==> flow/design.v <==
module decoder(
	input  [15:0] in1,
	input  [15:0] in2,
	input  [15:0] in3,
	input  [4:0] funct5,
	output reg [15:0] out1,
	output reg [15:0] out2,
	output reg [15:0] out3
);
	always @(*) begin
		case(funct5)
			5'b00000,5'b00001 : begin
				out1 <= in1;
				out2 <= 16'b0011111110000000;
				out3 <= in2;
			end
			5'b00010 : begin
				out1 <= in1;
				out2 <= in2;
				out3 <= 0;
			end
			5'b00100,5'b00101 : begin
				out1 <= in1;
				out2 <= in2;
				out3 <= in3;
			end
			default : begin
				out1 <= 0;
				out2 <= 0;
				out3 <= 0;
			end
		endcase
	end
endmodule
module mux_funct5(
	input [15:0] mult_add_sub,
	input [15:0] macc,
	input [4:0] funct5,
	output reg [15:0] result
);
  	always @(*) begin
		case(funct5)
			5'b00000,5'b00001,5'b00010,5'b00101,5'b00100 : result <= mult_add_sub;
			5'b00111 : result <= macc;
			default : result <= {16{1'b0}};
		endcase
  	end
endmodule
module bf16_fmadd_fmsub(
    input wire clk,
    input wire reset,
    input wire [15:0] in1,
    input wire [15:0] in2,
    input wire [15:0] in3,
    input wire [4:0] funct5,
    output reg [15:0] result
);
    reg [15:0] p1_reg_in3;
    reg [4:0] p1_reg_funct5;
    reg [31:0] p1_reg_exp_rm;
    reg [7:0] p1_reg_alu_in1;
    reg [7:0] p1_reg_alu_in2;
    reg p1_reg_s_rm;
    reg exc_flag;
    reg [15:0] exc_res;
    reg [31:0] exp_1;   
    reg [31:0] exp_2;   
    reg [7:0] alu_in1;   
    reg [7:0] alu_in2;   
    reg s_rm;   
    reg [15:0] p1_reg_exc_res;
    reg p1_reg_exc_flag; 
    reg [15:0] p2_reg_alu_rm;
    reg [31:0] p2_reg_exp_rm;
    reg p2_reg_s_rm;
    reg [15:0] p2_reg_exc_res;
    reg [15:0] p2_reg_in3;
    reg [4:0] p2_reg_funct5;
    reg p2_reg_exc_flag;
    reg signed [17:0] p3_reg_alu_m;
    reg signed [17:0] p3_reg_alu_m_shifted;
    reg signed [17:0] p3_reg_alu_in3;
    reg signed [17:0] p3_reg_alu_in3_shifted;
    reg signed [31:0] p3_reg_exp_3;
    reg signed [31:0] p3_reg_exp_m;
    reg p3_reg_s_m;
    reg p3_reg_s_in3;
    reg [15:0] p3_reg_exc_res;
    reg p3_reg_exc_flag;
    reg [4:0] p3_reg_funct5;
    reg signed [31:0] exp_s1;
    reg signed [31:0] exp_s2;
    reg signed [9:0] exp_rm_signed;
    reg signed [31:0] exp_m;   
    reg signed [31:0] exp_3;   
    reg signed [31:0] exp_r;   
    reg signed [17:0] alu_m;   
    reg signed [17:0] alu_in3;   
    reg signed [17:0] alu_m_shifted;   
    reg signed [17:0] alu_in3_shifted;   
    reg s_m;   
    reg s_in3;   
    reg [15:0] p4_reg_exc_res;
    reg p4_reg_exc_flag;
    reg [4:0] p4_reg_funct5;
    reg signed [31:0] p4_reg_exp_r;  
    reg signed [17:0] v_alu_m;
    reg signed [17:0] v_alu_in3;
    reg signed [17:0] p4_reg_alu_m;
    reg signed [17:0] p4_reg_alu_in3;
    reg signed [31:0] p5_reg_exp_r;
    reg [15:0] p5_reg_exc_res;
    reg p5_reg_exc_flag;
    reg signed [17:0] alu_r;
    reg s_r;  
    reg cancel_flag;  
    reg p5_reg_s_r;
    reg p5_reg_cancel_flag;
    reg [17:0] p5_reg_alu_r;
    reg p6_reg_exc_flag;
    reg p6_reg_s_r;
    reg p6_reg_cancel_flag;
    reg [15:0] p6_reg_exc_res;
    reg [17:0] p5_alu_r;
    reg [31:0] p5_exp_r;
    reg [17:0] p6_reg_alu_r;
    reg [31:0] p6_reg_exp_r;
    reg [17:0] p6_alu_r;
    reg [31:0] p6_exp_r;
    always @ (posedge clk) begin
        if (reset == 0) begin
            p1_reg_exp_rm <= 0;
            p1_reg_in3 <= 0;
            p1_reg_funct5 <= 0;
            p1_reg_alu_in1 <= 0;
            p1_reg_alu_in2 <= 0;
            p1_reg_s_rm <= 0;
            p1_reg_exc_flag <= 1;
            p1_reg_exc_res <= 0;
            p2_reg_alu_rm <= 0;
            p2_reg_exp_rm <= 0;
            p2_reg_s_rm <= 0;
            p2_reg_exc_res <= 0;
            p2_reg_in3 <= 0;
            p2_reg_funct5 <= 0;
            p2_reg_exc_flag <= 1;
            p3_reg_alu_m <= 0;
            p3_reg_alu_m_shifted <= 0;
            p3_reg_alu_in3 <= 0;
            p3_reg_alu_in3_shifted <= 0;
            p3_reg_exp_3 <= 0;
            p3_reg_exp_m <= 0;
            p3_reg_s_m <= 0;
            p3_reg_s_in3 <= 0;
            p3_reg_exc_res <= 0;
            p3_reg_exc_flag <= 1;
            p3_reg_funct5 <= 0;
            p4_reg_funct5 <= 0;
            p4_reg_exp_r <= 0;
            p4_reg_exc_res <= 0;
            p4_reg_exc_flag <= 1;
            p4_reg_alu_m <= 0;
            p4_reg_alu_in3 <= 0;
            p5_reg_exp_r <= 0;
            p5_reg_exc_res <= 0;
            p5_reg_exc_flag <= 1'b1;
            p5_reg_alu_r <= 0;
            p5_reg_s_r <= 0;
            p5_reg_cancel_flag <= 0;
            p6_reg_exc_flag <= 1;
            p6_reg_s_r <= 0;
            p6_reg_cancel_flag <= 0;
            p6_reg_exc_res <= 0;
            p6_reg_alu_r <= 0;
            p6_reg_exp_r <= 0;
        end else begin
            p1_reg_exp_rm <= (exp_1 + exp_2) - 127;  
            p1_reg_in3 <= in3;
            p1_reg_funct5 <= funct5;
            p1_reg_alu_in1 <= alu_in1;
            p1_reg_alu_in2 <= alu_in2;
            p1_reg_s_rm <= s_rm;
            p1_reg_exc_flag <= 1;
            p1_reg_exc_res <= 0;
            p1_reg_exc_flag <= exc_flag;
            p1_reg_exc_res <= exc_res;
            p2_reg_alu_rm <= p1_reg_alu_in1 * p1_reg_alu_in2;  
            p2_reg_exp_rm <= p1_reg_exp_rm;
            p2_reg_s_rm <= p1_reg_s_rm;
            p2_reg_exc_res <= p1_reg_exc_res;
            p2_reg_in3 <= p1_reg_in3;
            p2_reg_funct5 <= p1_reg_funct5;
            p2_reg_exc_flag <= p1_reg_exc_flag;
            p3_reg_alu_m <= alu_m;
            p3_reg_alu_m_shifted <= alu_m_shifted;
            p3_reg_alu_in3 <= alu_in3;
            p3_reg_alu_in3_shifted <= alu_in3_shifted;
            p3_reg_exp_3 <= exp_3;
            p3_reg_exp_m <= exp_m;
            p3_reg_s_m <= s_m;
            p3_reg_s_in3 <= s_in3;
            p3_reg_exc_res <= p2_reg_exc_res;
            p3_reg_exc_flag <= p2_reg_exc_flag;
            p3_reg_funct5 <= p2_reg_funct5;
            p4_reg_funct5 <= p3_reg_funct5;
            p4_reg_exp_r <= exp_r;
            p4_reg_exc_res <= p3_reg_exc_res;
            p4_reg_exc_flag <= p3_reg_exc_flag;
            p4_reg_alu_m <= v_alu_m;
            p4_reg_alu_in3 <= v_alu_in3;
            p5_reg_exp_r <= p4_reg_exp_r;
            p5_reg_exc_res <= p4_reg_exc_res;
            p5_reg_exc_flag <= p4_reg_exc_flag;
            p5_reg_alu_r <= alu_r;
            p5_reg_s_r <= s_r;
            p5_reg_cancel_flag <= cancel_flag;
            p6_reg_exc_flag <= p5_reg_exc_flag;
            p6_reg_s_r <= p5_reg_s_r;
            p6_reg_cancel_flag <= p5_reg_cancel_flag;
            p6_reg_exc_res <= p5_reg_exc_res;
            p6_reg_alu_r <= p5_alu_r;
            p6_reg_exp_r <= p5_exp_r;
        end
    end
    always @(*) begin
        if ((in1[14:7] == 0) || (in2[14:7] == 0)) begin
            exp_1 <= 0;
            exp_2 <= 127;
            alu_in1 <= 0;
            alu_in2 <= 0;
            s_rm <= 0;
        end else begin
            exp_1 <= in1[14:7];
            exp_2 <= in2[14:7];
            alu_in1 <= {1'b1,in1[6:0]};
            alu_in2 <= {1'b1,in2[6:0]};
            s_rm <= in1[15] ^ in2[15];
        end
    end
    always @(*) begin
        exc_flag = 1;
        exc_res = 16'b0000000000000000;
        if ((exp_1 == 255) || (exp_2 == 255) || (in3[14:7] == 8'b11111111)) begin
            if ((in1[6:0] != 0) && (exp_1 == 255)) begin
                exc_res = in1;
            end else if ((in2[6:0] != 0) && (exp_2 == 255)) begin
                exc_res = in2;
            end else if ((in3[6:0] != 0) && (in3[14:7] == 8'b11111111)) begin
                exc_res = in3;
            end else begin
                if (exp_1 == 255) begin
                    exc_res = in1;
                end else if (exp_2 == 255) begin
                    exc_res = in2;
                end else begin
                    exc_res = in3;
                end
            end
        end else begin
            exc_flag = 0;
        end
    end
    always @(*) begin
        exp_3 <= p2_reg_in3[14:7];
        exp_m <= p2_reg_exp_rm;
        exp_rm_signed = p2_reg_exp_rm;
        exp_s1 = ({2'b00,p2_reg_in3[14:7]}) - exp_rm_signed;
        exp_s2 = exp_rm_signed - ({2'b00,p2_reg_in3[14:7]});
        if (p2_reg_in3[14:7] == 0) begin
            alu_in3 <= 0;
            alu_in3_shifted <= 0;
            s_in3 <= 0;
        end else begin
            alu_in3 <= {4'b0001,p2_reg_in3[6:0],7'b0000000};
            alu_in3_shifted <= ({4'b0001,p2_reg_in3[6:0],7'b0000000}) >>> exp_s2;
            s_in3 <= p2_reg_in3[15];
        end
        if (p2_reg_alu_rm == 0) begin
            alu_m <= 0;
            alu_m_shifted <= 0;
            s_m <= 0;
        end else begin
            alu_m <= {2'b00,p2_reg_alu_rm};
            alu_m_shifted <= ({2'b00,p2_reg_alu_rm}) >>> exp_s1;
            s_m <= p2_reg_s_rm;
        end
    end
    always @(*) begin
        v_alu_m = p3_reg_alu_m;
        v_alu_in3 = p3_reg_alu_in3;
        if (p3_reg_exp_m >= p3_reg_exp_3) begin
            v_alu_in3 = p3_reg_alu_in3_shifted;
            exp_r <= p3_reg_exp_m;
        end else begin
            v_alu_m = p3_reg_alu_m_shifted;
            exp_r <= p3_reg_exp_3;
        end
        if (p3_reg_s_m == 1) begin
            v_alu_m =  -(v_alu_m);
        end else begin
            v_alu_m = v_alu_m;
        end
        if (p3_reg_s_in3 == 1) begin
            v_alu_in3 =  -(v_alu_in3);
        end else begin
            v_alu_in3 = v_alu_in3;
        end
    end
    always @(*) begin
        case (p4_reg_funct5)
            5'b00100, 5'b00000, 5'b00010 : begin
                alu_r = p4_reg_alu_m + p4_reg_alu_in3;
            end
            5'b00101,5'b00001 : begin
                alu_r = p4_reg_alu_m - p4_reg_alu_in3;
            end
            default : begin
              alu_r = 0;
            end
        endcase
        if (alu_r == 0) begin
           cancel_flag = 1;
        end else begin
           cancel_flag = 0;
        end
        s_r = 0;
        if (alu_r < 0) begin
            s_r = 1;
            alu_r = -(alu_r);
        end
    end
    always @(*) begin
        p5_alu_r = p5_reg_alu_r;
        p5_exp_r = p5_reg_exp_r;
        if (p5_alu_r[16] == 1) begin
            p5_exp_r = p5_exp_r + 2;
            p5_alu_r = p5_alu_r >> 2;
        end else if (p5_alu_r[15] == 1) begin
            p5_exp_r = p5_exp_r + 1;
            p5_alu_r = p5_alu_r >> 1;
        end else if (p5_alu_r[14] == 1) begin
           p5_alu_r = p5_alu_r << 0;
        end else if (p5_alu_r[13] == 1) begin
            p5_exp_r = p5_exp_r - 1;
            p5_alu_r = p5_alu_r << 1;
        end else if (p5_alu_r[12] == 1) begin
            p5_exp_r = p5_exp_r - 2;
            p5_alu_r = p5_alu_r << 2;
        end else if (p5_alu_r[11] == 1) begin
            p5_exp_r = p5_exp_r - 3;
            p5_alu_r = p5_alu_r << 3;
        end else if (p5_alu_r[10] == 1) begin
            p5_exp_r = p5_exp_r - 4;
            p5_alu_r = p5_alu_r << 4;
        end else if (p5_alu_r[9] == 1) begin
            p5_exp_r = p5_exp_r - 5;
            p5_alu_r = p5_alu_r << 5;
        end else if (p5_alu_r[8] == 1) begin
            p5_exp_r = p5_exp_r - 6;
            p5_alu_r = p5_alu_r << 6;
        end else if (p5_alu_r[7] == 1) begin
            p5_exp_r = p5_exp_r - 7;
            p5_alu_r = p5_alu_r << 7;
        end else if (p5_alu_r[6] == 1) begin
            p5_exp_r = p5_exp_r - 7;
            p5_alu_r = p5_alu_r << 8;
        end else if (p5_alu_r[5] == 1) begin
            p5_exp_r = p5_exp_r - 7;
            p5_alu_r = p5_alu_r << 9;
        end else if (p5_alu_r[4] == 1) begin
            p5_exp_r = p5_exp_r - 7;
            p5_alu_r = p5_alu_r << 10;
        end else if (p5_alu_r[3] == 1) begin
            p5_exp_r = p5_exp_r - 7;
            p5_alu_r = p5_alu_r << 11;
        end else if (p5_alu_r[2] == 1) begin
            p5_exp_r = p5_exp_r - 7;
            p5_alu_r = p5_alu_r << 12;
        end else if (p5_alu_r[1] == 1) begin
            p5_exp_r = p5_exp_r - 7;
            p5_alu_r = p5_alu_r << 13;
        end else if (p5_alu_r[0] == 1) begin
            p5_exp_r = p5_exp_r - 7;
            p5_alu_r = p5_alu_r << 14;
        end
    end
    always @(*) begin
        p6_alu_r = p6_reg_alu_r;
        p6_exp_r = p6_reg_exp_r;
        if (p6_alu_r[6] == 1) begin
            p6_alu_r[13:7] = (p6_alu_r[13:7]) + 1;
            if (p6_alu_r[13:7] == 0) begin
                p6_exp_r = p6_exp_r + 1;
            end
        end
        if (p6_reg_exc_flag == 1) begin
           result <= p6_reg_exc_res;
        end else if (p6_reg_cancel_flag == 1) begin
           result <= 0;
        end else if ((p6_exp_r >= 255) && (p6_reg_s_r == 0)) begin
           result <= 16'b0111111110000000;  
        end else if ((p6_exp_r >= 255) && (p6_reg_s_r == 1)) begin
           result <= 16'b1111111110000000;  
        end else if (p6_exp_r <= 0) begin
            result <= 16'b0000000000000000;  
        end else begin
            result[15] <= p6_reg_s_r;
            result[14:7] <= p6_exp_r;
            result[6:0] <= p6_alu_r[13:7];
        end
    end
endmodule
module bf16_mult_leaf
# (parameter G = 6) (
    input clk,
    input reset,
    input [15:0] in1,  
    input [15:0] in2,  
    output wire [G + 15:0] out_alu_m,  
    output reg [31:0] out_exp_m,  
    output reg out_s_m,  
    output reg out_exc_flag,  
    output reg out_err_code  
);
    reg [31:0] p1_reg_exp_m;
    reg [7:0] p1_reg_alu_in1;
    reg [7:0] p1_reg_alu_in2;
    reg p1_reg_s_m;
    reg p1_reg_exc_flag;
    reg p1_reg_err_code;
    reg [31:0] exp_1;
    reg [31:0] exp_2;
    reg [7:0] alu_in1;
    reg [7:0] alu_in2;
    reg s_m;   
    reg exc_flag;
    reg err_code;
    wire [G-1:0] guard;
    reg [15:0] s_alu_m;
    assign guard = 0;
    always @(*) begin
        if ((in1[14:7] == 0) || (in2[14:7] == 0)) begin
            exp_1 <= 0;
            exp_2 <= 0;
            alu_in1 <= 0;
            alu_in2 <= 0;
            s_m <= 0;
        end else begin
            exp_1 <= in1[14:7];
            exp_2 <= in2[14:7];
            alu_in1 <= {1'b1,in1[6:0]};
            alu_in2 <= {1'b1,in2[6:0]};
            s_m <= in1[15] ^ in2[15];
        end
    end
  always @(*) begin 
      exc_flag = 1;
      err_code = 0;
      if ((exp_1 == 255) || (exp_2 == 255)) begin
          if (in1[6:0] != 0 && exp_1 == 255 || in2[6:0] != 0 && exp_2 == 255) begin
              err_code = 1;
          end else begin
              err_code = 0;
          end
      end else begin
          exc_flag = 0;
      end
  end
  always @(posedge clk) begin
      if (reset == 0) begin
          p1_reg_exp_m <= 0;
          p1_reg_alu_in1 <= 0;
          p1_reg_alu_in2 <= 0;
          p1_reg_s_m <= 0;
          p1_reg_exc_flag <= 1;
          p1_reg_err_code <= 0;
          s_alu_m <= 0;
          out_exp_m <= 0;
          out_s_m <= 0;
          out_err_code <= 0;
          out_exc_flag <= 1;
      end else begin
          p1_reg_exp_m <= exp_1 + exp_2;  
          p1_reg_alu_in1 <= alu_in1;
          p1_reg_alu_in2 <= alu_in2;
          p1_reg_s_m <= s_m;
          p1_reg_exc_flag <= exc_flag;
          p1_reg_err_code <= err_code;
          s_alu_m <= p1_reg_alu_in1 * p1_reg_alu_in2;
          out_exp_m <= p1_reg_exp_m;
          out_s_m <= p1_reg_s_m;
          out_err_code <= p1_reg_err_code;
          out_exc_flag <= p1_reg_exc_flag;
      end
  end
  assign out_alu_m = {guard, s_alu_m};
endmodule
module bf16_add_branch
# (parameter G = 6) (
    input clk,
    input reset,
    input [G + 15:0] in1,
    input [31:0] exp_1,
    input s_in1,
    input exc_flag_1,
    input err_code_1,
    input [G + 15:0] in2,
    input [31:0] exp_2,
    input s_in2,
    input exc_flag_2,
    input err_code_2,
    output reg [G + 15:0] out_alu_r,
    output reg [31:0] out_exp_r,
    output reg out_s_r,
    output reg out_exc_flag,
    output reg out_err_code
);
    reg signed [G + 15:0] p1_reg_alu_in2;
    reg signed [G + 15:0] p1_reg_alu_in2_shifted;
    reg signed [G + 15:0] p1_reg_alu_in1;
    reg signed [G + 15:0] p1_reg_alu_in1_shifted;
    reg signed [31:0] p1_reg_exp_1;
    reg signed [31:0] p1_reg_exp_2;
    reg p1_reg_s_in2;
    reg p1_reg_s_in1;
    reg p1_reg_exc_flag;
    reg p1_reg_err_code;  
    reg signed [31:0] p2_reg_exp_r;
    reg p2_reg_exc_flag;
    reg p2_reg_err_code;
    reg signed [G + 15:0] p2_reg_alu_in1;
    reg signed [G + 15:0] p2_reg_alu_in2;
    reg signed [G + 15:0] v_alu_in1;
    reg signed [G + 15:0] v_alu_in2;
    reg signed [G + 15:0] alu_r;
    reg s_r;
    reg signed [31:0] exp_r;
    reg signed [G + 15:0] alu_in1;
    reg signed [G + 15:0] alu_in1_shifted;
    reg signed [G + 15:0] alu_in2;
    reg signed [G + 15:0] alu_in2_shifted;
    reg exc_flag;
    reg err_code;
    wire [G - 1:0] guard;  
    assign guard = 0;
    always @(*) begin
        if (exc_flag_1 == 1 || exc_flag_2 == 1) begin
            exc_flag <= 1;
            err_code <= err_code_1 | err_code_2;
        end else begin
            exc_flag <= 0;
            err_code <= 0;
        end
    end
    always @(*) begin: S1
        reg signed [31:0] exp_s1;
        reg signed [31:0] exp_s2;
        if ((exp_1 - exp_2) < 0) begin
           exp_s1 =  -(exp_1 - exp_2);
        end else begin
           exp_s1 = exp_1 - exp_2;
        end
        if ((exp_2 - exp_1) < 0) begin
            exp_s2 =  -(exp_2 - exp_1);
        end else begin
            exp_s2 = exp_2 - exp_1;
        end
        alu_in1 <= in1;
        alu_in1_shifted <= (in1) >>> exp_s2;
        alu_in2 <= in2;
        alu_in2_shifted <= (in2) >>> exp_s1;
    end
    always @(*) begin: S2
        v_alu_in1 = p1_reg_alu_in1;
        v_alu_in2 = p1_reg_alu_in2;
        if (p1_reg_exp_2 >= p1_reg_exp_1) begin
            v_alu_in1 = p1_reg_alu_in1_shifted;
            exp_r <= p1_reg_exp_2;
        end else begin
            v_alu_in2 = p1_reg_alu_in2_shifted;
            exp_r <= p1_reg_exp_1;
        end
        if (p1_reg_s_in1 == 1) begin
            v_alu_in1 =  -(v_alu_in1);
        end else begin
            v_alu_in1 = v_alu_in1;
        end
        if (p1_reg_s_in2 == 1) begin
            v_alu_in2 =  -(v_alu_in2);
        end else begin
            v_alu_in2 = v_alu_in2;
        end
    end
    always @(*) begin: S3
        reg signed [31:0] v_exp;
        v_exp = p2_reg_exp_r;
        alu_r = p2_reg_alu_in2 + p2_reg_alu_in1;
        s_r = 0;
        if (alu_r < 0) begin
            s_r = 1;
            alu_r =  -(alu_r);
        end
    end
    always @(posedge clk) begin
        if (reset == 0) begin
            p1_reg_alu_in2 <= 0;
            p1_reg_alu_in2_shifted <= 0;
            p1_reg_alu_in1 <= 0;
            p1_reg_alu_in1_shifted <= 0;
            p1_reg_exp_1 <= 0;
            p1_reg_exp_2 <= 0;
            p1_reg_s_in2 <= 0;
            p1_reg_s_in1 <= 0;
            p1_reg_exc_flag <= 1;
            p1_reg_err_code <= 0;
            p2_reg_exp_r <= 0;
            p2_reg_exc_flag <= 1;
            p2_reg_err_code <= 0;
            p2_reg_alu_in1 <= 0;
            p2_reg_alu_in2 <= 0;
            out_exp_r <= 0;
            out_exc_flag <= 1;
            out_err_code <= 0;
            out_alu_r <= 0;
            out_s_r <= 0;
        end else begin
            p1_reg_alu_in2 <= alu_in2;
            p1_reg_alu_in2_shifted <= alu_in2_shifted;
            p1_reg_alu_in1 <= alu_in1;
            p1_reg_alu_in1_shifted <= alu_in1_shifted;
            p1_reg_exp_1 <= exp_1;
            p1_reg_exp_2 <= exp_2;
            p1_reg_s_in2 <= s_in2;
            p1_reg_s_in1 <= s_in1;
            p1_reg_exc_flag <= exc_flag;
            p1_reg_err_code <= err_code;
            p2_reg_exp_r <= exp_r;
            p2_reg_exc_flag <= p1_reg_exc_flag;
            p2_reg_err_code <= p1_reg_err_code;
            p2_reg_alu_in1 <= v_alu_in1;
            p2_reg_alu_in2 <= v_alu_in2;
            out_exp_r <= p2_reg_exp_r;
            out_exc_flag <= p2_reg_exc_flag;
            out_err_code <= p2_reg_err_code;
            out_alu_r <= alu_r;
            out_s_r <= s_r;
        end
    end
endmodule
module bf16_add_root
# (parameter G = 6)(
    input clk,
    input reset,
    input [G + 15:0] in1,
    input [31:0] exp_1,
    input s_in1,
    input exc_flag_1,
    input err_code_1,
    input [G + 15:0] in2,
    input [31:0] exp_2,
    input s_in2,
    input exc_flag_2,
    input err_code_2,
    output reg [15:0] result
);
    reg signed [G + 15:0] p1_reg_alu_in2;
    reg signed [G + 15:0] p1_reg_alu_in2_shifted;
    reg signed [G + 15:0] p1_reg_alu_in1;
    reg signed [G + 15:0] p1_reg_alu_in1_shifted;
    reg signed [31:0] p1_reg_exp_1;
    reg signed [31:0] p1_reg_exp_2;
    reg p1_reg_s_in2;
    reg p1_reg_s_in1;
    reg p1_reg_exc_flag;
    reg p1_reg_err_code;  
    reg signed [31:0] p2_reg_exp_r;
    reg p2_reg_exc_flag;
    reg p2_reg_err_code;
    reg signed [G + 15:0] p2_reg_alu_in1;
    reg signed [G + 15:0] p2_reg_alu_in2; 
    reg signed [G + 15:0] v_alu_in1;
    reg signed [G + 15:0] v_alu_in2; 
    reg signed [31:0] p3_reg_exp_r;
    reg p3_reg_exc_flag;
    reg p3_reg_err_code;
    reg signed [G + 15:0] p3_reg_alu_r;
    reg p3_reg_s_r;
    reg p3_reg_cancel_flag;  
    reg p4_reg_exc_flag;
    reg p4_reg_err_code;
    reg signed [31:0] p4_reg_exp_r;
    reg signed [G + 15:0] p4_reg_alu_r;
    reg p4_reg_s_r;
    reg p4_reg_cancel_flag;
    reg signed [G + 15:0] alu_in1;
    reg signed [G + 15:0] alu_in1_shifted;
    reg signed [G + 15:0] alu_in2;
    reg signed [G + 15:0] alu_in2_shifted;
    reg exc_flag;
    reg err_code;
    wire [G - 1:0] guard;  
    reg signed [31:0] exp_r;
    reg signed [G + 15:0] alu_r;
    reg s_r;
    reg cancel_flag;
    reg signed [G + 15:0] v_alu_r;
    reg signed [31:0] v_exp_r;
    assign guard = 0;
    always @(*) begin
        if (exc_flag_1 == 1 || exc_flag_2 == 1) begin
            exc_flag <= 1;
            err_code <= err_code_1 | err_code_2;
        end else begin
            exc_flag <= 0;
            err_code <= 0;
        end
    end
  always @(*) begin: S1
      reg signed [31:0] exp_s1;
      reg signed [31:0] exp_s2;
      if((exp_1 - exp_2) < 0) begin
          exp_s1 =  -(exp_1 - exp_2);
      end else begin
          exp_s1 = exp_1 - exp_2;
      end
      if ((exp_2 - exp_1) < 0) begin
          exp_s2 =  -(exp_2 - exp_1);
      end else begin
          exp_s2 = exp_2 - exp_1;
      end
      alu_in1 <= in1;
      alu_in1_shifted <= (in1) >>> exp_s2;
      alu_in2 <= in2;
      alu_in2_shifted <= (in2) >>> exp_s1;
  end
    always @(*) begin : S2
        v_alu_in1 = p1_reg_alu_in1;
        v_alu_in2 = p1_reg_alu_in2;
        if ((p1_reg_exp_2 >= p1_reg_exp_1)) begin
            v_alu_in1 = p1_reg_alu_in1_shifted;
            exp_r <= p1_reg_exp_2;
        end else begin
            v_alu_in2 = p1_reg_alu_in2_shifted;
            exp_r <= p1_reg_exp_1;
        end
        if (p1_reg_s_in1 == 1) begin
            v_alu_in1 =  -(v_alu_in1);
        end else begin
            v_alu_in1 = v_alu_in1;
        end
        if (p1_reg_s_in2 == 1) begin
            v_alu_in2 =  -(v_alu_in2);
        end else begin
            v_alu_in2 = v_alu_in2;
        end
    end
    always @(*) begin: S3
        reg signed [31:0] v_exp;
        v_exp = p2_reg_exp_r;
        alu_r = p2_reg_alu_in2 + p2_reg_alu_in1;
        if (alu_r == {guard,16'b0000000000000000}) begin
            cancel_flag = 1;
        end else begin
            cancel_flag = 0;
        end
        s_r = 0;
        if (alu_r < 0) begin
            s_r = 1;
            alu_r =  -(alu_r);
        end
    end
    always @(*) begin
        v_alu_r = p3_reg_alu_r;
        v_exp_r = p3_reg_exp_r;
        if (v_alu_r[20] == 1) begin
            v_exp_r = v_exp_r + 6;
            v_alu_r = (v_alu_r) >> 6;
        end else if (v_alu_r[19] == 1) begin
            v_exp_r = v_exp_r + 5;
            v_alu_r = (v_alu_r) >> 5;
        end else if (v_alu_r[18] == 1) begin
            v_exp_r = v_exp_r + 4;
            v_alu_r = (v_alu_r) >> 4;
        end else if (v_alu_r[17] == 1) begin
            v_exp_r = v_exp_r + 3;
            v_alu_r = (v_alu_r) >> 3;
        end else if (v_alu_r[16] == 1) begin
            v_exp_r = v_exp_r + 2;
            v_alu_r = (v_alu_r) >> 2;
        end else if (v_alu_r[15] == 1) begin
            v_exp_r = v_exp_r + 1;
            v_alu_r = (v_alu_r) >> 1;
        end else if (v_alu_r[14] == 1) begin
            v_alu_r = (v_alu_r) << 0;
        end else if (v_alu_r[13] == 1) begin
            v_exp_r = v_exp_r - 1;
            v_alu_r = (v_alu_r) << 1;
        end else if (v_alu_r[12] == 1) begin
            v_exp_r = v_exp_r - 2;
            v_alu_r = (v_alu_r) << 2;
        end else if (v_alu_r[11] == 1) begin
            v_exp_r = v_exp_r - 3;
            v_alu_r = (v_alu_r) << 3;
        end else if (v_alu_r[10] == 1) begin
            v_exp_r = v_exp_r - 4;
            v_alu_r = (v_alu_r) << 4;
        end else if (v_alu_r[9] == 1) begin
            v_exp_r = v_exp_r - 5;
            v_alu_r = (v_alu_r) << 5;
        end else if (v_alu_r[8] == 1) begin
            v_exp_r = v_exp_r - 6;
            v_alu_r = (v_alu_r) << 6;
        end else if (v_alu_r[7] == 1) begin
            v_exp_r = v_exp_r - 7;
            v_alu_r = (v_alu_r) << 7;
        end else if (v_alu_r[6] == 1) begin
            v_exp_r = v_exp_r - 7;
            v_alu_r = (v_alu_r) << 8;
        end else if (v_alu_r[5] == 1) begin
            v_exp_r = v_exp_r - 7;
            v_alu_r = (v_alu_r) << 9;
        end else if (v_alu_r[4] == 1) begin
            v_exp_r = v_exp_r - 7;
            v_alu_r = (v_alu_r) << 10;
        end else if (v_alu_r[3] == 1) begin
            v_exp_r = v_exp_r - 7;
            v_alu_r = (v_alu_r) << 11;
        end else if (v_alu_r[2] == 1) begin
            v_exp_r = v_exp_r - 7;
            v_alu_r = (v_alu_r) << 12;
        end else if (v_alu_r[1] == 1) begin
            v_exp_r = v_exp_r - 7;
            v_alu_r = (v_alu_r) << 13;
        end else if (v_alu_r[0] == 1) begin
            v_exp_r = v_exp_r - 7;
            v_alu_r = (v_alu_r) << 14;
        end
    end
    always @(*) begin: S5
        reg signed [G + 15:0] v_alu_r;
        reg signed [31:0] v_exp_r;
        v_alu_r = p4_reg_alu_r;
        v_exp_r = p4_reg_exp_r;
        if (v_alu_r[6] == 1) begin
            v_alu_r[13:7] = v_alu_r[13:7] + 1;
            if(v_alu_r[13:7] == 0) begin
                v_exp_r = v_exp_r + 1;
            end
        end
        if (p4_reg_exc_flag == 1) begin
            if (p4_reg_err_code == 1) begin
                result <= {p4_reg_s_r,15'b111111110000001};  
            end else begin
                result <= {p4_reg_s_r,15'b111111110000000};  
            end
        end else if (p4_reg_cancel_flag == 1) begin
            result <= 0;
        end else if ((v_exp_r > 381) && p4_reg_s_r == 0) begin
            result <= 16'b0111111110000000;  
        end else if ((v_exp_r > 381) && p4_reg_s_r == 1) begin
            result <= 16'b1111111110000000;  
        end else if (v_exp_r < 128) begin
            result <= 16'b0000000000000000;  
        end else begin
            result[15] <= p4_reg_s_r;
            result[14:7] <= (v_exp_r) - 127;
            result[6:0] <= v_alu_r[13:7];
        end
    end
    always @(posedge clk) begin
        if (reset == 0) begin
            p1_reg_alu_in2 <= 0;
            p1_reg_alu_in2_shifted <= 0;
            p1_reg_alu_in1 <= 0;
            p1_reg_alu_in1_shifted <= 0;
            p1_reg_exp_1 <= 0;
            p1_reg_exp_2 <= 0;
            p1_reg_s_in2 <= 0;
            p1_reg_s_in1 <= 0;
            p1_reg_exc_flag <= 1;
            p1_reg_err_code <= 0;
            p2_reg_exp_r <= 0;
            p2_reg_exc_flag <= 1;
            p2_reg_err_code <= 0;
            p2_reg_alu_in1 <= 0;
            p2_reg_alu_in2 <= 0;
            p3_reg_exp_r <= 0;
            p3_reg_exc_flag <= 1;
            p3_reg_err_code <= 0;
            p3_reg_alu_r <= 0;
            p3_reg_s_r <= 0;
            p3_reg_cancel_flag <= 0;
            p4_reg_exc_flag <= 1;
            p4_reg_err_code <= 0;
            p4_reg_s_r <= 0;
            p4_reg_cancel_flag <= 0;
            p4_reg_alu_r <= 0;
            p4_reg_exp_r <= 0;
        end else begin
            p1_reg_alu_in2 <= alu_in2;
            p1_reg_alu_in2_shifted <= alu_in2_shifted;
            p1_reg_alu_in1 <= alu_in1;
            p1_reg_alu_in1_shifted <= alu_in1_shifted;
            p1_reg_exp_1 <= exp_1;
            p1_reg_exp_2 <= exp_2;
            p1_reg_s_in2 <= s_in2;
            p1_reg_s_in1 <= s_in1;
            p1_reg_exc_flag <= exc_flag;
            p1_reg_err_code <= err_code;
            p2_reg_exp_r <= exp_r;
            p2_reg_exc_flag <= p1_reg_exc_flag;
            p2_reg_err_code <= p1_reg_err_code;
            p2_reg_alu_in1 <= v_alu_in1;
            p2_reg_alu_in2 <= v_alu_in2;
            p3_reg_exp_r <= p2_reg_exp_r;
            p3_reg_exc_flag <= p2_reg_exc_flag;
            p3_reg_err_code <= p2_reg_err_code;
            p3_reg_alu_r <= alu_r;
            p3_reg_s_r <= s_r;
            p3_reg_cancel_flag <= cancel_flag;
            p4_reg_exc_flag <= p3_reg_exc_flag;
            p4_reg_err_code <= p3_reg_err_code;
            p4_reg_s_r <= p3_reg_s_r;
            p4_reg_cancel_flag <= p3_reg_cancel_flag;
            p4_reg_alu_r <= v_alu_r;
            p4_reg_exp_r <= v_exp_r;
        end
    end
endmodule
module bf16_SIMD_MACC
# (parameter G = 6) (
    input clk,
    input reset,
    input [15:0] in1,
    input [15:0] in2,
    input  [15:0] in3,
    input  [15:0] in4,
    input  [15:0] in5,
    input  [15:0] in6,
    input  [15:0] in7,
    input  [15:0] in8,
    input  [15:0] in9,
    input  [15:0] in10,
    input  [15:0] in11,
    input  [15:0] in12,
    input  [15:0] in13,
    input  [15:0] in14,
    input  [15:0] in15,
    input  [15:0] in16,
    input  [15:0] in17,
    input  [15:0] in18,
    output wire [15:0] result
);
    wire [G + 15:0] m1_alu_m;
    wire [31:0] m1_exp_m;
    wire m1_s_m;
    wire m1_exc_flag;
    wire m1_err_code;
    wire [G + 15:0] m2_alu_m;
    wire [31:0] m2_exp_m;
    wire m2_s_m;
    wire m2_exc_flag;
    wire m2_err_code;
    wire [G + 15:0] m3_alu_m;
    wire [31:0] m3_exp_m;
    wire m3_s_m;
    wire m3_exc_flag;
    wire m3_err_code;
    wire [G + 15:0] m4_alu_m;
    wire [31:0] m4_exp_m;
    wire m4_s_m;
    wire m4_exc_flag;
    wire m4_err_code;
    wire [G + 15:0] m5_alu_m;
    wire [31:0] m5_exp_m;
    wire m5_s_m;
    wire m5_exc_flag;
    wire m5_err_code;
    wire [G + 15:0] m6_alu_m;
    wire [31:0] m6_exp_m;
    wire m6_s_m;
    wire m6_exc_flag;
    wire m6_err_code;
    wire [G + 15:0] m7_alu_m;
    wire [31:0] m7_exp_m;
    wire m7_s_m;
    wire m7_exc_flag;
    wire m7_err_code;
    wire [G + 15:0] m8_alu_m;
    wire [31:0] m8_exp_m;
    wire m8_s_m;
    wire m8_exc_flag;
    wire m8_err_code;
    wire [G + 15:0] m9_alu_m;
    wire [31:0] m9_exp_m;
    wire m9_s_m;
    wire m9_exc_flag;
    wire m9_err_code;
    wire [G + 15:0] a1_alu_r;
    wire [31:0] a1_exp_r;
    wire a1_s_r;
    wire a1_exc_flag;
    wire a1_err_code;
    wire [G + 15:0] a2_alu_r;
    wire [31:0] a2_exp_r;
    wire a2_s_r;
    wire a2_exc_flag;
    wire a2_err_code;
    wire [G + 15:0] a3_alu_r;
    wire [31:0] a3_exp_r;
    wire a3_s_r;
    wire a3_exc_flag;
    wire a3_err_code;
    wire [G + 15:0] a4_alu_r;
    wire [31:0] a4_exp_r;
    wire a4_s_r;
    wire a4_exc_flag;
    wire a4_err_code;
    wire [G + 15:0] a5_alu_r;
    wire [31:0] a5_exp_r;
    wire a5_s_r;
    wire a5_exc_flag;
    wire a5_err_code;
    wire [G + 15:0] a6_alu_r;
    wire [31:0] a6_exp_r;
    wire a6_s_r;
    wire a6_exc_flag;
    wire a6_err_code;
    wire [G + 15:0] a7_alu_r;
    wire [31:0] a7_exp_r;
    wire a7_s_r;
    wire a7_exc_flag;
    wire a7_err_code;
    reg [15:0] p1_in17;
    reg [15:0] p1_in18;
    reg [15:0] p2_in17;
    reg [15:0] p2_in18;
    reg [15:0] p3_in17;
    reg [15:0] p3_in18;
    reg [15:0] p4_in17;
    reg [15:0] p4_in18;
    reg [15:0] p5_in17;
    reg [15:0] p5_in18;
    reg [15:0] p6_in17;
    reg [15:0] p6_in18;
    reg [15:0] p7_in17;
    reg [15:0] p7_in18;
    reg [15:0] p8_in17;
    reg [15:0] p8_in18;
    reg [15:0] p9_in17;
    reg [15:0] p9_in18;
    wire [15:0] in17_m;
    wire [15:0] in18_m;
    always @ (posedge clk) begin
        if (reset == 0) begin
            p1_in17 <= 0;
            p1_in18 <= 0;
            p2_in17 <= 0;
            p2_in18 <= 0;
            p3_in17 <= 0;
            p3_in18 <= 0;
            p4_in17 <= 0;
            p4_in18 <= 0;
            p5_in17 <= 0;
            p5_in18 <= 0;
            p6_in17 <= 0;
            p6_in18 <= 0;
            p7_in17 <= 0;
            p7_in18 <= 0;
            p8_in17 <= 0;
            p8_in18 <= 0;
            p9_in17 <= 0;
            p9_in18 <= 0;
        end else begin
            p1_in17 <= in17;
            p1_in18 <= in18;
            p2_in17 <= p1_in17;
            p2_in18 <= p1_in18;
            p3_in17 <= p2_in17;
            p3_in18 <= p2_in18;
            p4_in17 <= p3_in17;
            p4_in18 <= p3_in18;
            p5_in17 <= p4_in17;
            p5_in18 <= p4_in18;
            p6_in17 <= p5_in17;
            p6_in18 <= p5_in18;
            p7_in17 <= p6_in17;
            p7_in18 <= p6_in18;
            p8_in17 <= p7_in17;
            p8_in18 <= p7_in18;
            p9_in17 <= p8_in17;
            p9_in18 <= p8_in18;
        end
    end
    assign in17_m = p9_in17;
    assign in18_m = p9_in18;
    bf16_mult_leaf MULT1(
        .clk(clk),
        .reset(reset),
        .in1(in1),
        .in2(in2),
        .out_alu_m(m1_alu_m),
        .out_exp_m(m1_exp_m),
        .out_s_m(m1_s_m),
        .out_exc_flag(m1_exc_flag),
        .out_err_code(m1_err_code));
    bf16_mult_leaf MULT2(
        .clk(clk),
        .reset(reset),
        .in1(in3),
        .in2(in4),
        .out_alu_m(m2_alu_m),
        .out_exp_m(m2_exp_m),
        .out_s_m(m2_s_m),
        .out_exc_flag(m2_exc_flag),
        .out_err_code(m2_err_code));
    bf16_mult_leaf MULT3(
        .clk(clk),
        .reset(reset),
        .in1(in5),
        .in2(in6),
        .out_alu_m(m3_alu_m),
        .out_exp_m(m3_exp_m),
        .out_s_m(m3_s_m),
        .out_exc_flag(m3_exc_flag),
        .out_err_code(m3_err_code));
    bf16_mult_leaf MULT4(
        .clk(clk),
        .reset(reset),
        .in1(in7),
        .in2(in8),
        .out_alu_m(m4_alu_m),
        .out_exp_m(m4_exp_m),
        .out_s_m(m4_s_m),
        .out_exc_flag(m4_exc_flag),
        .out_err_code(m4_err_code));
    bf16_mult_leaf MULT5(
        .clk(clk),
        .reset(reset),
        .in1(in9),
        .in2(in10),
        .out_alu_m(m5_alu_m),
        .out_exp_m(m5_exp_m),
        .out_s_m(m5_s_m),
        .out_exc_flag(m5_exc_flag),
        .out_err_code(m5_err_code));
    bf16_mult_leaf MULT6(
        .clk(clk),
        .reset(reset),
        .in1(in11),
        .in2(in12),
        .out_alu_m(m6_alu_m),
        .out_exp_m(m6_exp_m),
        .out_s_m(m6_s_m),
        .out_exc_flag(m6_exc_flag),
        .out_err_code(m6_err_code));
    bf16_mult_leaf MULT7(
        .clk(clk),
        .reset(reset),
        .in1(in13),
        .in2(in14),
        .out_alu_m(m7_alu_m),
        .out_exp_m(m7_exp_m),
        .out_s_m(m7_s_m),
        .out_exc_flag(m7_exc_flag),
        .out_err_code(m7_err_code));
    bf16_mult_leaf MULT8(
        .clk(clk),
        .reset(reset),
        .in1(in15),
        .in2(in16),
        .out_alu_m(m8_alu_m),
        .out_exp_m(m8_exp_m),
        .out_s_m(m8_s_m),
        .out_exc_flag(m8_exc_flag),
        .out_err_code(m8_err_code));
    bf16_mult_leaf MULT9(
        .clk(clk),
        .reset(reset),
        .in1(in17_m),
        .in2(in18_m),
        .out_alu_m(m9_alu_m),
        .out_exp_m(m9_exp_m),
        .out_s_m(m9_s_m),
        .out_exc_flag(m9_exc_flag),
        .out_err_code(m9_err_code));
    bf16_add_branch ADD1(
        .clk(clk),
        .reset(reset),
        .in1(m1_alu_m),
        .exp_1(m1_exp_m),
        .s_in1(m1_s_m),
        .exc_flag_1(m1_exc_flag),
        .err_code_1(m1_err_code),
        .in2(m2_alu_m),
        .exp_2(m2_exp_m),
        .s_in2(m2_s_m),
        .exc_flag_2(m2_exc_flag),
        .err_code_2(m2_err_code),
        .out_alu_r(a1_alu_r),
        .out_exp_r(a1_exp_r),
        .out_s_r(a1_s_r),
        .out_exc_flag(a1_exc_flag),
        .out_err_code(a1_err_code));
    bf16_add_branch ADD2(
        .clk(clk),
        .reset(reset),
        .in1(m3_alu_m),
        .exp_1(m3_exp_m),
        .s_in1(m3_s_m),
        .exc_flag_1(m3_exc_flag),
        .err_code_1(m3_err_code),
        .in2(m4_alu_m),
        .exp_2(m4_exp_m),
        .s_in2(m4_s_m),
        .exc_flag_2(m4_exc_flag),
        .err_code_2(m4_err_code),
        .out_alu_r(a2_alu_r),
        .out_exp_r(a2_exp_r),
        .out_s_r(a2_s_r),
        .out_exc_flag(a2_exc_flag),
        .out_err_code(a2_err_code));
    bf16_add_branch ADD3(
        .clk(clk),
        .reset(reset),
        .in1(m5_alu_m),
        .exp_1(m5_exp_m),
        .s_in1(m5_s_m),
        .exc_flag_1(m5_exc_flag),
        .err_code_1(m5_err_code),
        .in2(m6_alu_m),
        .exp_2(m6_exp_m),
        .s_in2(m6_s_m),
        .exc_flag_2(m6_exc_flag),
        .err_code_2(m6_err_code),
        .out_alu_r(a3_alu_r),
        .out_exp_r(a3_exp_r),
        .out_s_r(a3_s_r),
        .out_exc_flag(a3_exc_flag),
        .out_err_code(a3_err_code));
    bf16_add_branch ADD4(
        .clk(clk),
        .reset(reset),
        .in1(m7_alu_m),
        .exp_1(m7_exp_m),
        .s_in1(m7_s_m),
        .exc_flag_1(m7_exc_flag),
        .err_code_1(m7_err_code),
        .in2(m8_alu_m),
        .exp_2(m8_exp_m),
        .s_in2(m8_s_m),
        .exc_flag_2(m8_exc_flag),
        .err_code_2(m8_err_code),
        .out_alu_r(a4_alu_r),
        .out_exp_r(a4_exp_r),
        .out_s_r(a4_s_r),
        .out_exc_flag(a4_exc_flag),
        .out_err_code(a4_err_code));
    bf16_add_branch ADD5(
        .clk(clk),
        .reset(reset),
        .in1(a1_alu_r),
        .exp_1(a1_exp_r),
        .s_in1(a1_s_r),
        .exc_flag_1(a1_exc_flag),
        .err_code_1(a1_err_code),
        .in2(a2_alu_r),
        .exp_2(a2_exp_r),
        .s_in2(a2_s_r),
        .exc_flag_2(a2_exc_flag),
        .err_code_2(a2_err_code),
        .out_alu_r(a5_alu_r),
        .out_exp_r(a5_exp_r),
        .out_s_r(a5_s_r),
        .out_exc_flag(a5_exc_flag),
        .out_err_code(a5_err_code));
    bf16_add_branch ADD6(
        .clk(clk),
        .reset(reset),
        .in1(a3_alu_r),
        .exp_1(a3_exp_r),
        .s_in1(a3_s_r),
        .exc_flag_1(a3_exc_flag),
        .err_code_1(a3_err_code),
        .in2(a4_alu_r),
        .exp_2(a4_exp_r),
        .s_in2(a4_s_r),
        .exc_flag_2(a4_exc_flag),
        .err_code_2(a4_err_code),
        .out_alu_r(a6_alu_r),
        .out_exp_r(a6_exp_r),
        .out_s_r(a6_s_r),
        .out_exc_flag(a6_exc_flag),
        .out_err_code(a6_err_code));
    bf16_add_branch ADD7(
        .clk(clk),
        .reset(reset),
        .in1(a5_alu_r),
        .exp_1(a5_exp_r),
        .s_in1(a5_s_r),
        .exc_flag_1(a5_exc_flag),
        .err_code_1(a5_err_code),
        .in2(a6_alu_r),
        .exp_2(a6_exp_r),
        .s_in2(a6_s_r),
        .exc_flag_2(a6_exc_flag),
        .err_code_2(a6_err_code),
        .out_alu_r(a7_alu_r),
        .out_exp_r(a7_exp_r),
        .out_s_r(a7_s_r),
        .out_exc_flag(a7_exc_flag),
        .out_err_code(a7_err_code));
    bf16_add_root ROOT(
        .clk(clk),
        .reset(reset),
        .in1(a7_alu_r),
        .exp_1(a7_exp_r),
        .s_in1(a7_s_r),
        .exc_flag_1(a7_exc_flag),
        .err_code_1(a7_err_code),
        .in2(m9_alu_m),
        .exp_2(m9_exp_m),
        .s_in2(m9_s_m),
        .exc_flag_2(m9_exc_flag),
        .err_code_2(m9_err_code),
        .result(result));
endmodule
module bf16_unit
# (parameter G = 6) (
    input  clk,
    input  reset,
    input  [15:0] in1,
    input  [15:0] in2,
    input  [15:0] in3,
    input  [15:0] in4,
    input  [15:0] in5,
    input  [15:0] in6,
    input  [15:0] in7,
    input  [15:0] in8,
    input  [15:0] in9,
    input  [15:0] in10,
    input  [15:0] in11,
    input  [15:0] in12,
    input  [15:0] in13,
    input  [15:0] in14,
    input  [15:0] in15,
    input  [15:0] in16,
    input  [15:0] in17,
    input  [15:0] in18,
    input  [4:0] funct5,
    output wire [15:0] result
);
    reg [4:0] p1_funct5;
    reg [4:0] p2_funct5;
    reg [4:0] p3_funct5;
    reg [4:0] p4_funct5;
    reg [4:0] p5_funct5;
    reg [4:0] p6_funct5;
    reg [4:0] p7_funct5;
    reg [4:0] p8_funct5;
    reg [4:0] p9_funct5;
    reg [4:0] p10_funct5;
    reg [4:0] p11_funct5;
    reg [4:0] p12_funct5;
    reg [4:0] p13_funct5;
    reg [4:0] p14_funct5;
    reg [4:0] p15_funct5;
    reg [15:0] p1_in1;
    reg [15:0] p1_in2;
    reg [15:0] p1_in3;
    reg [15:0] p2_in1;
    reg [15:0] p2_in2;
    reg [15:0] p2_in3;
    reg [15:0] p3_in1;
    reg [15:0] p3_in2;
    reg [15:0] p3_in3;
    reg [15:0] p4_in1;
    reg [15:0] p4_in2;
    reg [15:0] p4_in3;
    reg [15:0] p5_in1;
    reg [15:0] p5_in2;
    reg [15:0] p5_in3;
    reg [15:0] p6_in1;
    reg [15:0] p6_in2;
    reg [15:0] p6_in3;
    reg [15:0] p7_in1;
    reg [15:0] p7_in2;
    reg [15:0] p7_in3; 
    reg [15:0] p8_in1;
    reg [15:0] p8_in2;
    reg [15:0] p8_in3; 
    reg [15:0] p9_in1;
    reg [15:0] p9_in2;
    reg [15:0] p9_in3; 
    wire [15:0] mux_mult_add_sub;
    wire [15:0] mux_macc;
    wire [15:0] s_in1;
    wire [15:0] s_in2;
    wire [15:0] s_in3;
    bf16_SIMD_MACC bf16_SIMD(
      .clk(clk),
      .reset(reset),
      .in1(in1),
      .in2(in2),
      .in3(in3),
      .in4(in4),
      .in5(in5),
      .in6(in6),
      .in7(in7),
      .in8(in8),
      .in9(in9),
      .in10(in10),
      .in11(in11),
      .in12(in12),
      .in13(in13),
      .in14(in14),
      .in15(in15),
      .in16(in16),
      .in17(in17),
      .in18(in18),
      .result(mux_macc));
    decoder dec(
      .in1(p9_in1),
      .in2(p9_in2),
      .in3(p9_in3),
      .funct5(p9_funct5),
      .out1(s_in1),
      .out2(s_in2),
      .out3(s_in3));
    bf16_fmadd_fmsub fmadd_fmsub(
      .clk(clk),
      .reset(reset),
      .in1(s_in1),
      .in2(s_in2),
      .in3(s_in3),
      .funct5(p9_funct5),
      .result(mux_mult_add_sub));
    mux_funct5 mux(
      .mult_add_sub(mux_mult_add_sub),
      .macc(mux_macc),
      .funct5(p15_funct5),
      .result(result));
    always @(posedge clk) begin
        if (reset == 0) begin
            p1_funct5 <= 0;
            p2_funct5 <= 0;
            p3_funct5 <= 0;
            p4_funct5 <= 0;
            p5_funct5 <= 0;
            p6_funct5 <= 0;
            p7_funct5 <= 0;
            p8_funct5 <= 0;
            p9_funct5 <= 0;
            p10_funct5 <= 0;
            p11_funct5 <= 0;
            p12_funct5 <= 0;
            p13_funct5 <= 0;
            p14_funct5 <= 0;
            p15_funct5 <= 0;
            p1_in1 <= 0;
            p1_in2 <= 0;
            p1_in3 <= 0;
            p2_in1 <= 0;
            p2_in2 <= 0;
            p2_in3 <= 0;
            p3_in1 <= 0;
            p3_in2 <= 0;
            p3_in3 <= 0;
            p4_in1 <= 0;
            p4_in2 <= 0;
            p4_in3 <= 0;
            p5_in1 <= 0;
            p5_in2 <= 0;
            p5_in3 <= 0;
            p6_in1 <= 0;
            p6_in2 <= 0;
            p6_in3 <= 0;
            p7_in1 <= 0;
            p7_in2 <= 0;
            p7_in3 <= 0;
            p8_in1 <= 0;
            p8_in2 <= 0;
            p8_in3 <= 0;
            p9_in1 <= 0;
            p9_in2 <= 0;
            p9_in3 <= 0;
        end else begin
            p1_funct5 <= funct5;
            p2_funct5 <= p1_funct5;
            p3_funct5 <= p2_funct5;
            p4_funct5 <= p3_funct5;
            p5_funct5 <= p4_funct5;
            p6_funct5 <= p5_funct5;
            p7_funct5 <= p6_funct5;
            p8_funct5 <= p7_funct5;
            p9_funct5 <= p8_funct5;
            p10_funct5 <= p9_funct5;
            p11_funct5 <= p10_funct5;
            p12_funct5 <= p11_funct5;
            p13_funct5 <= p12_funct5;
            p14_funct5 <= p13_funct5;
            p15_funct5 <= p14_funct5;
            p1_in1 <= in1;
            p1_in2 <= in2;
            p1_in3 <= in3;
            p2_in1 <= p1_in1;
            p2_in2 <= p1_in2;
            p2_in3 <= p1_in3;
            p3_in1 <= p2_in1;
            p3_in2 <= p2_in2;
            p3_in3 <= p2_in3;
            p4_in1 <= p3_in1;
            p4_in2 <= p3_in2;
            p4_in3 <= p3_in3;
            p5_in1 <= p4_in1;
            p5_in2 <= p4_in2;
            p5_in3 <= p4_in3;
            p6_in1 <= p5_in1;
            p6_in2 <= p5_in2;
            p6_in3 <= p5_in3;
            p7_in1 <= p6_in1;
            p7_in2 <= p6_in2;
            p7_in3 <= p6_in3;
            p8_in1 <= p7_in1;
            p8_in2 <= p7_in2;
            p8_in3 <= p7_in3;
            p9_in1 <= p8_in1;
            p9_in2 <= p8_in2;
            p9_in3 <= p8_in3;
        end
    end
endmodule
; ---- From RTL to reports: bf16_unit
; Module bf16_unit before and after one edit of its RTL, step after step.
; "orig" refers to lines of the RTL above, "edited" to lines of the edited file.
; "delta" is "edited" less "orig", of the values as shown; "change_rel_pct" is that difference over "orig", in percent.
; Operators: Yosys type, input widths -> output width; for muxes data width and select width s.
; Cell names lack the library's common part.
; The mark n/a stands for no value.
[inputs]
design = bf16_unit
clock = clk
library = sky130hd
lib_corner = tt_025C_1v80

; ---- Edit of the RTL
; Unified diff, file above to edited file.
; This change comes from a script, not from a designer. The edited design behaves differently; no optimisation was intended.
; begin of diff
@@ -389,5 +389,5 @@
         p6_exp_r = p6_reg_exp_r;
         if (p6_alu_r[6] == 1) begin
-            p6_alu_r[13:7] = (p6_alu_r[13:7]) + 1;
+            p6_alu_r[13:7] = (p6_alu_r[13:7]) ^ 1;
             if (p6_alu_r[13:7] == 0) begin
                 p6_exp_r = p6_exp_r + 1;
; end of diff

; ---- Elaborated design
; Source: Yosys, flattened and elaborated, memories not mapped. Widths are those after wreduce. Registers that Yosys merges into a memory's read port (data or address) are not register bits. Print and check cells do not count. Equal cells are merged and count once.
[word_totals]
columns = item, orig, edited, delta, change_rel_pct
row1 = output_inout_bits, 16, 16, 0, 0.00
row2 = elab_cells, 1040, 1040, 0, 0.00
row3 = in_bits, 295, 295, 0, 0.00
row4 = regBits, 4551, 4551, 0, 0.00
[classes]
columns = item, orig, edited, delta, change_rel_pct
row1 = n_shift, 18, 18, 0, 0.00
row2 = mux, 270, 270, 0, 0.00
row3 = n_logic, 21, 22, 1, 4.76
row4 = addsub, 109, 108, -1, -0.92
row5 = n_reduce_logical, 151, 151, 0, 0.00
row6 = cmp, 38, 38, 0, 0.00
row7 = equal, 34, 34, 0, 0.00
row8 = n_mul, 10, 10, 0, 0.00
[ops]
columns = cell, orig, edited, delta, change_rel_pct
row1 = $mux 1, 49, 50, 1, 2.04
row2 = $mux 7, 12, 11, -1, -8.33
row3 = $not 1->1, 3, 4, 1, 33.33
row4 = $add 7x1->7 const B, 2, 1, -1, -50.00
; Unchanged operator kinds not shown: 66.

; ---- Depth
; Yosys ltp: most cells in a row. Word level: on the elaborated netlist, between registers, memories and ports. Mapped: between sequential cells and ports; inverters and the memories' decode and read muxes count.
[logic_depth]
columns = item, orig, edited, delta, change_rel_pct
row1 = depth_word, 22, 22, 0, 0.00
row2 = abc_area, 0, 0, n/a, n/a
row3 = depth_mapped, 22, 20, -2, -9.09
row4 = mapped_depth_nobuf, 20, 20, 0, 0.00

; ---- After synthesis
; Source: synth_stat.txt of the flow (Yosys; design flattened, memories mapped). It holds for the ABC_AREA given above (unset counts as 0); a run with the other value may have another netlist.
[mapped]
columns = item, orig, edited, delta, change_rel_pct
row1 = stdcells, 18780, 18652, -128, -0.68
row2 = ffs, 3218, 3218, 0, 0.00
row3 = area_um2, 165785.3, 165633.9, -151.4, -0.09
[types]
columns = cell, orig, edited, delta, change_rel_pct
row1 = nand2_1, 1400, 1329, -71, -5.07
row2 = nor3_1, 565, 500, -65, -11.50
row3 = or3_1, 197, 140, -57, -28.93
row4 = o21ai_0, 718, 673, -45, -6.27
row5 = inv_1, 1038, 1076, 38, 3.66
row6 = clkbuf_1, 800, 762, -38, -4.75
row7 = o21ai_1, 7, 43, 36, 514.29
row8 = nor2_1, 1838, 1866, 28, 1.52
row9 = xor2_1, 266, 293, 27, 10.15
row10 = or4_1, 54, 79, 25, 46.30
row11 = mux2i_1, 658, 682, 24, 3.65
row12 = a211oi_1, 225, 249, 24, 10.67
row13 = nand3_1, 228, 249, 21, 9.21
row14 = o31ai_1, 117, 96, -21, -17.95
row15 = a21o_1, 175, 155, -20, -11.43
row16 = a211o_1, 40, 22, -18, -45.00
row17 = a21boi_0, 74, 57, -17, -22.97
row18 = mux4_2, 38, 55, 17, 44.74
; Unchanged cell types not shown: 15.
; Not every row of either side is listed.
; The figures by module come from a second, unflattened synthesis with its own total; it is not the netlist above.
[unflattened]
columns = item, orig, edited, delta, change_rel_pct
row1 = cells_unflattened, 27185, 27056, -129, -0.47
row2 = area_unflattened_um2, 236194.0, 235572.2, -621.8, -0.26
; Each row is one instance without its submodules.
[by_module_orig]
columns = mod, instances, mod_area_um2, n_cells
row1 = bf16_add_branch, 7, 18064.8, 2151
row2 = bf16_mult_leaf, 9, 4282.9, 455
row3 = bf16_add_root, 1, 25862.3, 3523
row4 = bf16_fmadd_fmsub, 1, 22973.3, 2711
row5 = bf16_unit, 1, 13774.5, 1070
row6 = bf16_SIMD_MACC, 1, 7719.9, 607
row7 = decoder, 1, 645.6, 100
row8 = mux_funct5, 1, 219.0, 22
[by_module_edited]
columns = mod, instances, mod_area_um2, n_cells
row1 = bf16_add_branch, 7, 18064.8, 2151
row2 = bf16_mult_leaf, 9, 4284.1, 459
row3 = bf16_add_root, 1, 25670.9, 3446
row4 = bf16_fmadd_fmsub, 1, 22531.6, 2623
row5 = bf16_unit, 1, 13774.5, 1070
row6 = bf16_SIMD_MACC, 1, 7719.9, 607
row7 = decoder, 1, 645.6, 100
row8 = mux_funct5, 1, 219.0, 22

; ---- Path before layout
; OpenSTA on the mapped netlist: ideal clock, no wires. The path of least setup slack (recovery checks aside). Input and output delay are each 20% of the period. Register names are those of the netlist, which keeps one name where synthesis merged equal registers.
[synth_path]
columns = item, orig, edited, delta, change_rel_pct
row1 = kind, flip-flop to output port, flip-flop to output port, n/a, n/a
row2 = startpoint, reg fmadd_fmsub.p6_reg_alu_r[7], reg bf16_SIMD.ROOT.p4_reg_alu_r[7], n/a, n/a
row3 = endpoint, out result[6], out result[11], n/a, n/a
row4 = path_delay_ps, 3287, 3402, 115, 3.50
row5 = required_ps, 7200, 7200, 0, 0.00
row6 = tclk_ps, 9000, 9000, 0, 0.00
row7 = arrival_time_ps, 3287, 3402, 115, 3.50
row8 = path_stages, 14, 15, 1, 7.14
row9 = path_slack_ps, 3913, 3798, -115, n/a
row10 = out_delay_ps, 1800, 1800, 0, 0.00
row11 = synth_period_reached_ps, 5087, 5202, 115, 2.26
; "path_delay_ps" is the arrival time less input delay plus setup time.
; At an output port there is no setup time.
; "path_stages" counts driving pins, that of a launching flip-flop among them; a cell with two outputs on the path counts twice.
; "synth_period_reached_ps" is the clock period less the worst setup slack; recovery checks do not enter. This is arithmetic on one report: input and output delays are still those of the set period (20% each).
; The rows between start and end are the longest chain of elaborated cells between them; the timing report does not say that the signal goes this way. Where chains are equally long, one stands for them.
; A line is the first line of the expression or statement that the cell stems from. Yosys adds cells for indexed reads and writes and turns some case tables into memories.
[synth_via_orig]
cell_sequence = dfxtp_1 ha_1 and3_1 xnor2_1 o2111ai_1 clkbuf_1 nor3_1 xor2_1 nor3_1 a21oi_1 a211oi_1 and4_1 buf_2 a221o_1
elab_chain_len = 11
cells_between = 15
classes_between = add/sub: 1; compare: 2; mux: 9; reduce/logical: 3
[synth_rtl_orig]
columns = item, line
row1 = "start, declared", 126  ; reg [17:0] p6_reg_alu_r;
row2 = "start, assigned", 174  ; p6_reg_alu_r <= 0;
row3 = "start, assigned", 221  ; p6_reg_alu_r <= p5_alu_r;
row4 = $add 7x1->7, 391  ; p6_alu_r[13:7] = (p6_alu_r[13:7]) + 1;
row5 = $logic_not 7->1, 392  ; if (p6_alu_r[13:7] == 0) begin
row6 = $mux 32, 392
row7 = $mux 32, 390  ; if (p6_alu_r[6] == 1) begin
row8 = $le 32x1->1, 404  ; end else if (p6_exp_r <= 0) begin
row9 = $mux 7, 404
row10 = $mux 7, 402  ; end else if ((p6_exp_r >= 255) && (p6_reg_s_r == 1)) begin
row11 = $mux 7, 400  ; end else if ((p6_exp_r >= 255) && (p6_reg_s_r == 0)) begin
row12 = $mux 7, 398  ; end else if (p6_reg_cancel_flag == 1) begin
row13 = $mux 7, 396  ; if (p6_reg_exc_flag == 1) begin
row14 = $pmux 16 s2, 42  ; case(funct5)
row15 = "end, declared", 1351  ; output wire [15:0] result
[synth_via_edited]
cell_sequence = dfxtp_1 ha_1 clkbuf_1 nand3_1 or3_1 o2111ai_1 nor2_1 xnor2_1 inv_1 ha_1 o41a_1 o21ai_0 a21o_1 a21oi_1 o22ai_1
elab_chain_len = 11
cells_between = 15
classes_between = add/sub: 2; compare: 2; mux: 8; reduce/logical: 3
[synth_rtl_edited]
columns = item, line
row1 = "start, declared", 692  ; reg signed [G + 15:0] p4_reg_alu_r;
row2 = "start, assigned", 897  ; p4_reg_alu_r <= 0;
row3 = "start, assigned", 925  ; p4_reg_alu_r <= v_alu_r;
row4 = $add 7x1->7, 845  ; v_alu_r[13:7] = v_alu_r[13:7] + 1;
row5 = $logic_not 7->1, 846  ; if(v_alu_r[13:7] == 0) begin
row6 = $mux 32, 846
row7 = $mux 32, 844  ; if (v_alu_r[6] == 1) begin
row8 = $sub 8x8->8, 866  ; result[14:7] <= (v_exp_r) - 127;
row9 = $mux 8, 862  ; end else if (v_exp_r < 128) begin
row10 = $mux 8, 860  ; end else if ((v_exp_r > 381) && p4_reg_s_r == 1) begin
row11 = $mux 8, 858  ; end else if ((v_exp_r > 381) && p4_reg_s_r == 0) begin
row12 = $mux 8, 856  ; end else if (p4_reg_cancel_flag == 1) begin
row13 = $mux 8, 850  ; if (p4_reg_exc_flag == 1) begin
row14 = $pmux 16 s2, 42  ; case(funct5)
row15 = "end, declared", 1351  ; output wire [15:0] result

; ---- Timing after layout
; Path of least setup slack in the final report of each run of pair 1 (OpenROAD, finished layout, wires in). Where an end is a register, its clock arrival counts in the times.
; The report prints the path's times to 10 ps; the period is as set.
[layout_path]
columns = item, orig, edited, delta, change_rel_pct
row1 = kind, flip-flop to output port, flip-flop to output port, n/a, n/a
row2 = startpoint, reg fmadd_fmsub.p6_reg_alu_r[7], reg bf16_SIMD.ROOT.p4_reg_alu_r[7], n/a, n/a
row3 = endpoint, out result[15], out result[11], n/a, n/a
row4 = out_delay_ps, 1800, 1800, 0, 0.00
row5 = required_ps, 7200, 7200, 0, 0.00
row6 = tclk_ps, 9000, 9000, 0, 0.00
row7 = path_stages, 13, 16, 3, 23.08
row8 = arrival_time_ps, 5830, 5840, 10, 0.17
row9 = path_slack_ps, 1370, 1360, -10, n/a
; The rows between start and end are the longest chain of elaborated cells between them; the timing report does not say that the signal goes this way. Where chains are equally long, one stands for them.
[layout_via_orig]
cell_sequence = dfxtp_1 ha_1 nand2_1 nor3_1 o2111ai_1 or4_1 o21ai_0 a31o_2 nand4_1 a2111oi_4 a311oi_1 a211o_1 clkdlybuf4s50_1
elab_chain_len = 11
cells_between = 14
classes_between = add/sub: 1; compare: 2; mux: 8; reduce/logical: 3
[layout_rtl_orig]
columns = item, line
row1 = "start, declared", 126  ; reg [17:0] p6_reg_alu_r;
row2 = "start, assigned", 174  ; p6_reg_alu_r <= 0;
row3 = "start, assigned", 221  ; p6_reg_alu_r <= p5_alu_r;
row4 = $add 7x1->7, 391  ; p6_alu_r[13:7] = (p6_alu_r[13:7]) + 1;
row5 = $logic_not 7->1, 392  ; if (p6_alu_r[13:7] == 0) begin
row6 = $mux 32, 392
row7 = $mux 32, 390  ; if (p6_alu_r[6] == 1) begin
row8 = $le 32x1->1, 404  ; end else if (p6_exp_r <= 0) begin
row9 = $mux 1, 404
row10 = $mux 1, 402  ; end else if ((p6_exp_r >= 255) && (p6_reg_s_r == 1)) begin
row11 = $mux 1, 400  ; end else if ((p6_exp_r >= 255) && (p6_reg_s_r == 0)) begin
row12 = $mux 1, 398  ; end else if (p6_reg_cancel_flag == 1) begin
row13 = $mux 1, 396  ; if (p6_reg_exc_flag == 1) begin
row14 = $pmux 16 s2, 42  ; case(funct5)
row15 = "end, declared", 1351  ; output wire [15:0] result
[layout_via_edited]
cell_sequence = dfxtp_1 ha_1 nand3_1 or3_1 o2111ai_1 buf_4 nor2_1 xnor2_1 inv_1 ha_1 o41a_1 o21ai_0 a21o_1 a21oi_1 o22ai_1 clkdlybuf4s50_1
elab_chain_len = 11
cells_between = 15
classes_between = add/sub: 2; compare: 2; mux: 8; reduce/logical: 3
[layout_rtl_edited]
columns = item, line
row1 = "start, declared", 692  ; reg signed [G + 15:0] p4_reg_alu_r;
row2 = "start, assigned", 897  ; p4_reg_alu_r <= 0;
row3 = "start, assigned", 925  ; p4_reg_alu_r <= v_alu_r;
row4 = $add 7x1->7, 845  ; v_alu_r[13:7] = v_alu_r[13:7] + 1;
row5 = $logic_not 7->1, 846  ; if(v_alu_r[13:7] == 0) begin
row6 = $mux 32, 846
row7 = $mux 32, 844  ; if (v_alu_r[6] == 1) begin
row8 = $sub 8x8->8, 866  ; result[14:7] <= (v_exp_r) - 127;
row9 = $mux 8, 862  ; end else if (v_exp_r < 128) begin
row10 = $mux 8, 860  ; end else if ((v_exp_r > 381) && p4_reg_s_r == 1) begin
row11 = $mux 8, 858  ; end else if ((v_exp_r > 381) && p4_reg_s_r == 0) begin
row12 = $mux 8, 856  ; end else if (p4_reg_cancel_flag == 1) begin
row13 = $mux 8, 850  ; if (p4_reg_exc_flag == 1) begin
row14 = $pmux 16 s2, 42  ; case(funct5)
row15 = "end, declared", 1351  ; output wire [15:0] result

; ---- Flow runs
; Runs of the flow (Yosys, OpenROAD) on both versions; the two runs of a pair have the same settings. The constraints put input and output delay at 20% of the set period each and load the outputs with 0.01 pF.
[settings_pair_1]
CORE_UTILIZATION = 40
PLACE_DENSITY = 0.6
period_ns = 9.0
CAP_MARGIN = 20
CORE_MARGIN = 2
SLEW_MARGIN = 20
[measured_pair_1]
columns = item, orig, edited, delta, change_rel_pct
row1 = timing.achieved_period_ps, 7634, 7635, 1, 0.01
row2 = post_route_stdcell_area_um2, 185502.0, 185450.0, -52.0, -0.03
row3 = final_hold_ws_ps, 401, 396, -5, n/a
row4 = total_negative_slack_ps, 0, 0, 0, n/a
row5 = die_um2, 419632.0, 419250.0, -382.0, -0.09
row6 = worstSetupSlack_ps, 1366, 1365, -1, n/a
row7 = power.total_uw, 34238, 34386, 148, 0.43
row8 = synth_chip_area_um2, 165785.3, 165633.9, -151.4, -0.09
row9 = final_util_pct, 44.9, 44.9, 0.0, n/a
[settings_pair_2]
CELL_PAD_IN_SITES_DETAIL_PLACEMENT = 2
CELL_PAD_IN_SITES_GLOBAL_PLACEMENT = 3
CORE_MARGIN = 9
CORE_UTILIZATION = 26
GPL_TIMING_DRIVEN = 0
PLACE_DENSITY_LB_ADDON = 0.01
SETUP_SLACK_MARGIN = 0.43
TNS_END_PERCENT = 40
period_ns = 4.48
CAP_MARGIN = 20
SLEW_MARGIN = 20
[measured_pair_2]
columns = item, orig, edited, delta, change_rel_pct
row1 = timing.achieved_period_ps, 5265, 5383, 118, 2.24
row2 = post_route_stdcell_area_um2, 203693.0, 205053.0, 1360.0, 0.67
row3 = final_hold_ws_ps, 406, 404, -2, n/a
row4 = total_negative_slack_ps, -11726, -12656, -930, n/a
row5 = die_um2, 666705.0, 666109.0, -596.0, -0.09
row6 = worstSetupSlack_ps, -785, -903, -118, n/a
row7 = power.total_uw, 75787, 77163, 1376, 1.82
row8 = synth_chip_area_um2, 165785.3, 165633.9, -151.4, -0.09
row9 = final_util_pct, 32.1, 32.4, 0.3, n/a
; "timing.achieved_period_ps" means the clock period less the worst setup slack. The figure is calculated, with input and output delays left at 20% of the set period.
; "power.total_uw" rests on the timing tool's default activity at the inputs, not on a simulated workload.
